==> flow/design.v <==
`timescale 1ns / 1ns
`timescale 1ns / 1ns
module alu #(
    parameter DATA_WIDTH = 16
) (
    input [DATA_WIDTH-1:0] data_in1,
    data_in2,
    input [1:0] op,
    output reg [DATA_WIDTH-1:0] data_out,
    output [2:0] flag
);
  reg carry;
  wire zero, neg;
  wire [16:0] data_in1_add, data_in2_add;
  assign data_in1_add = data_in1;
  assign data_in2_add = data_in2;
  always @(*) begin
    case (op)
      2'b00: {carry, data_out} = {1'b0, ~(data_in1 | data_in2)};
      2'b01: {carry, data_out} = data_in1_add + data_in2_add;
      2'b10: {carry, data_out} = {1'b0, data_in1};
      2'b11: {carry, data_out} = {1'b0, (data_in2 >> 1)};
    endcase
  end
  assign zero = ~(|data_out);
  assign neg  = data_out[DATA_WIDTH-1];
  assign flag = {zero, neg, carry};
endmodule
`timescale 1ns / 1ns
module register #(
    parameter N = 16
) (
    input clk,
    rst,
    en,
    input [N-1:0] data_in,
    output reg [N-1:0] data_out
);
  always @(posedge clk, negedge rst) begin
    if (!rst) begin
      data_out <= 0;
    end else begin
      if (en) begin
        data_out <= data_in;
      end
    end
  end
endmodule
`timescale 1ns / 1ns
module registerfile #(
    parameter N = 16,
    M = 5
) (
    input clk,
    en,
    input [N-1:0] wr_data,
    input [M-1:0] addr,
    output [N-1:0] rd_data
);
  reg [N-1:0] mem[(2**M)-1:0];
  assign rd_data = (addr == 29) ? 0 : ( (addr == 30) ? 16'h1 : ( (addr == 31) ? 16'hffff : mem[addr]));
  always @(posedge clk) begin
    if (en) begin
      mem[addr] <= wr_data;
    end
  end
endmodule
`timescale 1ns / 1ns
 `timescale 1ns / 1ns
module state (
    input            clk,
    rst,
    input      [2:0] op,
    output reg [3:0] state,
    input      [2:0] flag
);
  reg [3:0] nextstate;
  reg       br;
  always @(*) begin
    case (state)
      4'b0000: begin
        if (op == 3'b000) begin
          nextstate = 4'b0001;
        end else if (op == 3'b001) begin
          nextstate = 4'b0010;
        end else if (op == 3'b010) begin
          nextstate = 4'b0011;
        end else if (op == 3'b011) begin
          nextstate = 4'b1010;
        end else if (op == 3'b100) begin
          nextstate = 4'b0100;
        end else if (op == 3'b101) begin
          nextstate = 4'b0101;
        end else if (op == 3'b110) begin
          nextstate = 4'b1000;
        end else nextstate = 4'b0111;
      end
      4'b0001: begin
        nextstate = 4'b1010;
      end
      4'b0010: nextstate = 4'b1010;
      4'b0011: nextstate = 4'b1010;
      4'b0100: nextstate = 4'b1010;
      4'b0101: nextstate = 4'b0110;
      4'b0110: nextstate = 4'b1010;
      4'b0111: nextstate = 4'b1010;
      4'b1000:
      if (br) nextstate = 4'b1001;
      else nextstate = 4'b1010;
      4'b1001: nextstate = 4'b0000;
      4'b1010: nextstate = 4'b0000;
      default: nextstate = 4'b0000;
    endcase   
  end
  always @(posedge clk, negedge rst) begin
    if (!rst) begin
      state <= 4'b0000;
    end else begin
      state <= nextstate;
    end
  end
  always @(*) begin
    case (op)
      3'h0: br = 0;
      3'h1: br = flag[0];
      3'h2: br = flag[1];
      3'h3: br = flag[1] | flag[0];
      3'h4: br = flag[2];
      3'h5: br = flag[2] | flag[0];
      3'h6: br = flag[2] | flag[1];
      3'h7: br = 1;
      default: br = 0;
    endcase   
  end   
endmodule   
`timescale 1ns / 1ns
 `timescale 1ns / 1ns
module decode (
    input [2:0] op,
    input [3:0] state,
    output reg [13:0] dec
);
  always @(*) begin
    case (state)
      4'b0000: begin
        if (op == 3'b110) begin
          dec = 14'b1_1_x_x_xx_xx_1_0_0_1_0_0;
        end else if (op == 3'b101) begin
          dec = 14'b1_1_x_x_xx_xx_1_0_0_0_0_0;
        end else if (op == 3'b011) begin
          dec = 14'bx_1_0_x_1x_xx_0_0_1_0_0_0;
        end else begin
          dec = 14'bx_1_x_x_xx_xx_0_0_0_1_0_0;
        end
      end
      4'b0001: dec = 14'bx_1_x_1_xx_00_0_1_0_0_1_0;
      4'b0010: dec = 14'bx_1_x_1_xx_01_0_1_0_0_1_0;
      4'b0011: dec = 14'bx_0_x_0_1x_xx_0_1_0_0_0_0;
      4'b0100: dec = 14'bx_0_x_x_xx_xx_0_0_0_0_0_1;
      4'b0101: dec = 14'b1_1_x_0_00_xx_1_1_0_0_0_0;
      4'b0110: dec = 14'b1_1_x_0_01_xx_0_1_0_0_0_0;
      4'b1000: dec = 14'bx_1_1_x_xx_xx_0_0_1_0_0_0;
      4'b1001: dec = 14'b0_1_x_x_xx_xx_1_0_0_0_0_0;
      4'b0111: dec = 14'bx_1_x_1_xx_11_0_1_0_0_1_0;
      4'b1011: dec = 14'bx_1_0_x_xx_xx_0_0_0_0_0_1;
      4'b1010: dec = 14'b1_1_x_x_xx_xx_1_0_0_0_0_0;
      default: dec = 14'b0;
    endcase
  end
endmodule
`timescale 1ns / 1ns
module Temple #(
    parameter ADDR_WIDTH = 16,
    parameter DATA_WIDTH = 16
) (
    input                   clk,
    rst,
    output [ADDR_WIDTH-1:0] addr,
    input  [          15:0] rd_data,
    output [          15:0] wr_data,
    output                  en
);
  wire [15:0] pc_sel_data, acc_sel_data, reg_sel_data, imm_sel_data;
  wire [15:0] pc_out, add_out, acc_out;
  wire [15:0] regfile_out, rf_out, alu_out;
  wire [2:0] flag_out, alu_flag;
  wire pc_sel, acc_sel, reg_sel, addr_sel;
  wire pc_en, acc_en, regfile_en, flag_en, rf_en;
  wire [1:0] imm_sel, alu_op;
  wire [ 2:0] op;
  wire [ 3:0] state;
  wire [13:0] dec;
  wire [ 4:0] regfile_addr;
  wire [ 7:0] half_imm_data;
  assign {pc_sel,addr_sel,reg_sel,acc_sel,imm_sel[1:0],alu_op[1:0],pc_en,acc_en,regfile_en,rf_en,flag_en,en} = dec;
  state statemachine (
      .clk(clk),
      .rst(rst),
      .op(op),
      .state(state),
      .flag(flag_out)
  );
  decode decode (
      .op(op),
      .state(state),
      .dec(dec)
  );
  register PC (
      .clk(clk),
      .rst(rst),
      .en(pc_en),
      .data_in(pc_sel_data),
      .data_out(pc_out)
  );
  register Acc (
      .clk(clk),
      .rst(rst),
      .en(acc_en),
      .data_in(acc_sel_data),
      .data_out(acc_out)
  );
  register #(
      .N(3)
  ) flag (
      .clk(clk),
      .rst(rst),
      .en(flag_en),
      .data_in(alu_flag),
      .data_out(flag_out)
  );
  register regi (
      .clk(clk),
      .rst(rst),
      .en(rf_en),
      .data_in(regfile_out),
      .data_out(rf_out)
  );
  alu alu (
      .data_in1(rf_out),
      .data_in2(acc_out),
      .op(alu_op),
      .data_out(alu_out),
      .flag(alu_flag)
  );
  registerfile regfile (
      .clk(clk),
      .en(regfile_en),
      .wr_data(reg_sel_data),
      .rd_data(regfile_out),
      .addr(regfile_addr)
  );
  assign pc_sel_data = (pc_sel) ? add_out : rf_out;
  assign add_out = pc_out + 16'h1;
  assign acc_sel_data = (acc_sel) ? alu_out : imm_sel_data;
  assign reg_sel_data = (reg_sel) ? add_out : acc_out;
  assign addr = addr_sel ? {pc_out[15:1], 1'b0} : {rf_out[15:1], 1'b0};
  assign wr_data = acc_out;
  assign op = (pc_out[0]) ? rd_data[15:13] : rd_data[7:5];
  assign regfile_addr = (pc_out[0]) ? rd_data[12:8] : rd_data[4:0];
  assign half_imm_data = (pc_out[0]) ? rd_data[15:8] : rd_data[7:0];
  assign imm_sel_data = (imm_sel[1]) ? rd_data[15:0] : ( (imm_sel[0]) ? {half_imm_data, acc_out[7:0]} : {acc_out[15:8], half_imm_data});
endmodule   
### From RTL to reports: Temple

The steps from the RTL of Temple to its reports follow in flow order.
Lines are those of the file above, counted from 1.
Operators carry their Yosys type and port widths (W data, S select, Z words).
Cell names lack the library's common part.
Not given: --

* top: Temple
* clock: clk
* library: sky130hd
* timing corner: tt_025C_1v80

### After elaboration

Counts by Yosys on the flattened word-level netlist (proc, flatten, opt, wreduce; memories kept). Register bits leave out memories and registers merged into their read ports (data or address). Print and check cells are left out. Cells with the same type and inputs are merged into one.
Yosys's memory passes give these memory sizes; they may raise the number of words (mostly to a power of two), join words into wider ones and drop unused or constant bits.

* add/sub/neg operators: 2
* eq/ne operators: 25
* muxes and demuxes: 30
* bitwise gates (word level): 6
* reductions and logical operators: 8

Operator list (number)
* $pmux W14 S12: 1
* $mux W16: 10
* $pmux W17 S4: 1
* $mux W14: 2
* $mux W4: 7
* $add A16 B16 Y17: 1
* $add A16 B1 Y16 const B: 1
* $or A16 B16 Y16: 1
* $not A16 Y16: 1
* $reduce_or A16 Y1: 1
* $eq A4 B3 Y1 const B: 4
* $eq A4 B4 Y1 const B: 4
* $pmux W4 S4: 1
* $eq A5 B5 Y1 const B: 3
* $eq A3 B3 Y1 const B: 4
* $mux W12: 1
* $mux W5: 2
* $eq A4 B2 Y1 const B: 2
* $pmux W1 S8: 1
* $mux W8: 1
* $eq A3 B2 Y1 const B: 2
* $reduce_or A6 Y1: 1
* $eq A2 B2 Y1 const B: 2
* $reduce_and A2 Y1: 2
* $eq A4 B1 Y1 const B: 1
* $logic_not A4 Y1: 1
* $or A1 B1 Y1: 3
* $eq A3 B1 Y1 const B: 1

Not listed: further kinds 9, cells in them 9.

* bits in registers: 55
* bits in writable memories: 512
* memory cells: 1
* bits of input ports: 18
* word-level cells: 78

Memories
* regfile.mem: depth 32, bits a word 16, read ports 1, write ports 1, line 60 `reg [N-1:0] mem[(2**M)-1:0];`

### Longest topological paths

Longest topological path by Yosys (ltp), each cell counted once; first at word level (registers and memories cut), then after technology mapping (sequential cells cut; the memories' decode and read muxes count).

* depth after elaboration: 10
* ABC_AREA: 0
* mapped depth: 11
* gate-level depth less buffers: 11

### Netlist

The flow's flattened synthesis, as Yosys stat reports it; memories are mapped. The netlist is that of the ABC_AREA named above (0 if unset); the other value can give another one.

Cell types (number)
* edfxtp_1: 498
* mux4_2: 115
* dfrtp_1: 61
* a22oi_1: 55
* ha_1: 33
* a21oi_1: 81
* nand2_1: 108
* nor2_1: 95
* o21ai_0: 46
* o21ai_1: 32
* buf_2: 31
* nand3_1: 30
* and4_1: 17
* inv_1: 38
* mux2i_1: 14
* clkbuf_1: 31
* xnor2_1: 12
* buf_6: 9

Not listed: further types 53, cells in them 199.

* standard cells after synthesis: 1505
* chip area (Yosys): 24050.6 um^2
* flip-flop cells: 560
* buffer cells: 81

The figures by module come from a second, unflattened synthesis with its own total; it is not the netlist above.

* cell total of the unflattened synthesis: 1658
* area total of the unflattened synthesis: 25409.4 um^2

Rows give one instance, submodules left out.

By module
* registerfile: instances 1, cells 1039, area 19839.0 um^2
* register: instances 3, cells 34, area 649.4 um^2
* alu: instances 1, cells 204, area 1557.7 um^2
* Temple: instances 1, cells 242, area 1448.9 um^2
* decode: instances 1, cells 39, area 262.8 um^2
* state: instances 1, cells 26, area 244.0 um^2
* register #(N=3): instances 1, cells 6, area 108.9 um^2

### Timing after synthesis

Source: OpenSTA report_checks on the synthesized netlist (no wires, ideal clock, input and output delay 20% of the period each), path of least setup slack; recovery checks are left aside. Register names are those of the netlist, which keeps one name where synthesis merged equal registers.

* path kind: in2reg
* from: input port rd_data[0]
* to: memory regfile.mem[11][0]
* period: 7.0 ns
* external input delay: 1.400 ns
* setup time: 0.388 ns
* launch time at the first pin: 1.400 ns
* arrival: 3.154 ns
* data required time: 6.612 ns
* setup slack: 3.458 ns
* path delay: 2.142 ns
* driving pins on the path: 6
* path buffers: 3
* synthesis period reached: 3.542 ns

"path delay" = arrival - input delay + setup time.
"driving pins on the path" counts driving pins, that of a launching flip-flop among them; a cell with two outputs on the path counts twice.
"synthesis period reached" = period - worst setup slack (recovery checks aside). The figure is calculated, with input and output delays left at 20% of the set period.
The rows between start and end are the longest chain of elaborated cells between them; the timing report does not say that the signal goes this way. Where chains are equally long, one stands for them.
Each line given opens the expression or statement behind the cell; cells for indexed reads and writes are added by Yosys, which also makes memories of some case tables.

* path through: mux2_4 buf_6 buf_2 buf_2 o211ai_1 nor2_1
* length of the longest elaborated chain: 2
* elaborated cells between the ends (all ways): 2
* source lines of those cells: 2
* those cells by class: 2 x mux

RTL lines, path after synthesis
* from (decl): line 179 `input  [          15:0] rd_data,`
* $mux W5: line 259 `assign regfile_addr = (pc_out[0]) ? rd_data[12:8] : rd_data[4:0];`
* $mux W5: line 63 `if (en) begin`
* to (decl): line 60 `reg [N-1:0] mem[(2**M)-1:0];`

### Timing after layout

Path of least setup slack in the final report of run 1 (OpenROAD, finished layout, wires in). Where an end is a register, its clock arrival counts in the times.

* path kind: reg2out
* from: register statemachine.state
* to: output port addr[8]
* period: 3.12 ns
* launch time at the first pin: 0.61 ns
* arrival: 2.47 ns
* data required time: 2.50 ns
* setup slack: 0.03 ns
* driving pins on the path: 8
* path buffers: 3

An end named without its bit number is one bit of that signal or, where synthesis recoded a state register, one of its new flip-flops.
The rows between start and end are the longest chain of elaborated cells between them; the timing report does not say that the signal goes this way. Where chains are equally long, one stands for them.

* path through: dfrtp_1 or3_4 nor2_2 nand3_4 buf_4 clkbuf_16 o21ai_0 dlygate4sd2_1
* length of the longest elaborated chain: 3
* elaborated cells between the ends (all ways): 14
* those cells by class: 11 x eq/ne; 2 x mux; 1 x reduce/logical

RTL lines, path post-layout
* from (decl): line 74 `output reg [3:0] state,`
* from (assign): line 117 `state <= 4'b0000;`
* from (assign): line 119 `state <= nextstate;`
* $eq A4 B4 Y1: line 144 `case (state)`
* $pmux W14 S12: line 144
* $mux W16: line 256 `assign addr = addr_sel ? {pc_out[15:1], 1'b0} : {rf_out[15:1], 1'b0};`
* to (decl): line 178 `output [ADDR_WIDTH-1:0] addr,`

FLOW RESULTS
============

Below are 2 stored runs of the flow (Yosys, OpenROAD; platform sky130hd) on Temple, each with its settings and what was measured, unordered. Constraints: input delay and output delay 20% of the set period each, output load 0.01 pF.
"critical setup path time" is the time allowed to the run's worst setup path (the clock period less input and output delay, where it has them) less its slack. Clock arrival times count: a late capture clock shortens it, a late launch clock lengthens it.
"total power of the final layout": no workload was simulated; the value follows from the tool's default switching activity.

### Run 1

==> flow/run.sh <==
#!/bin/bash
# the make line also repeats the synthesis and layout settings of config.mk as NAME=value (left out here)
make -C /OpenROAD-flow-scripts/flow DESIGN_CONFIG=/design/flow/config.mk WORK_HOME=/design/flow/orfs CLKGATE_MAP_FILE= finish
==> flow/config.mk <==
export PLATFORM = sky130hd
export DESIGN_NAME = Temple
export DESIGN_NICKNAME = Temple
export VERILOG_FILES = /design/flow/design.v
export SDC_FILE = /design/flow/constraint.sdc
export NUM_CORES = 4
export LEC_CHECK = 0
export ABC_AREA = 0
export CAP_MARGIN = 25
export CELL_PAD_IN_SITES_GLOBAL_PLACEMENT = 0
export CORE_ASPECT_RATIO = 0.81
export CORE_MARGIN = 8
export CORE_UTILIZATION = 46
export GPL_ROUTABILITY_DRIVEN = 0
export HOLD_SLACK_MARGIN = 0.29
export MIN_ROUTING_LAYER = met2
export PLACE_DENSITY_LB_ADDON = 0.01
export SLEW_MARGIN = 35
export TNS_END_PERCENT = 20
==> flow/constraint.sdc <==
create_clock -name core_clock -period 3.12 [get_ports {clk}]
set_input_delay 0.6240 -clock core_clock [delete_from_list [all_inputs] [get_ports {clk}]]
set_output_delay 0.6240 -clock core_clock [all_outputs]
set_load 0.01 [all_outputs]

Results of run 1:
- Worst setup slack after layout: 0.028 ns
- Area of the synthesized netlist: 24050.6 um^2
- Total power of the final layout: 0.027289 W
- Critical setup path time: 2.47 ns
- Critical path kind: reg2out
- Summed negative setup slack: 0.000 ns
- Standard-cell area of the final layout: 29255.6 um^2
- Die outline area: 59896.6 um^2

### Run 2

==> flow/run.sh <==
#!/bin/bash
# the make line also repeats the synthesis and layout settings of config.mk as NAME=value (left out here)
make -C /OpenROAD-flow-scripts/flow DESIGN_CONFIG=/design/flow/config.mk WORK_HOME=/design/flow/orfs CLKGATE_MAP_FILE= finish
==> flow/config.mk <==
export PLATFORM = sky130hd
export DESIGN_NAME = Temple
export DESIGN_NICKNAME = Temple
export VERILOG_FILES = /design/flow/design.v
export SDC_FILE = /design/flow/constraint.sdc
export NUM_CORES = 4
export LEC_CHECK = 0
export CAP_MARGIN = 20
export CORE_MARGIN = 2
export CORE_UTILIZATION = 40
export PLACE_DENSITY = 0.6
export SETUP_SLACK_MARGIN = 0.26
export SLEW_MARGIN = 20
==> flow/constraint.sdc <==
create_clock -name core_clock -period 5.54 [get_ports {clk}]
set_input_delay 1.1080 -clock core_clock [delete_from_list [all_inputs] [get_ports {clk}]]
set_output_delay 1.1080 -clock core_clock [all_outputs]
set_load 0.01 [all_outputs]

Results of run 2:
- Summed negative setup slack: 0.000 ns
- Standard-cell area of the final layout: 27672.8 um^2
- Critical setup path time: 3.41 ns
- Critical path kind: reg2out
- Total power of the final layout: 0.014255 W
- Worst setup slack after layout: 1.020 ns
- Die outline area: 62103.1 um^2
- Area of the synthesized netlist: 24050.6 um^2
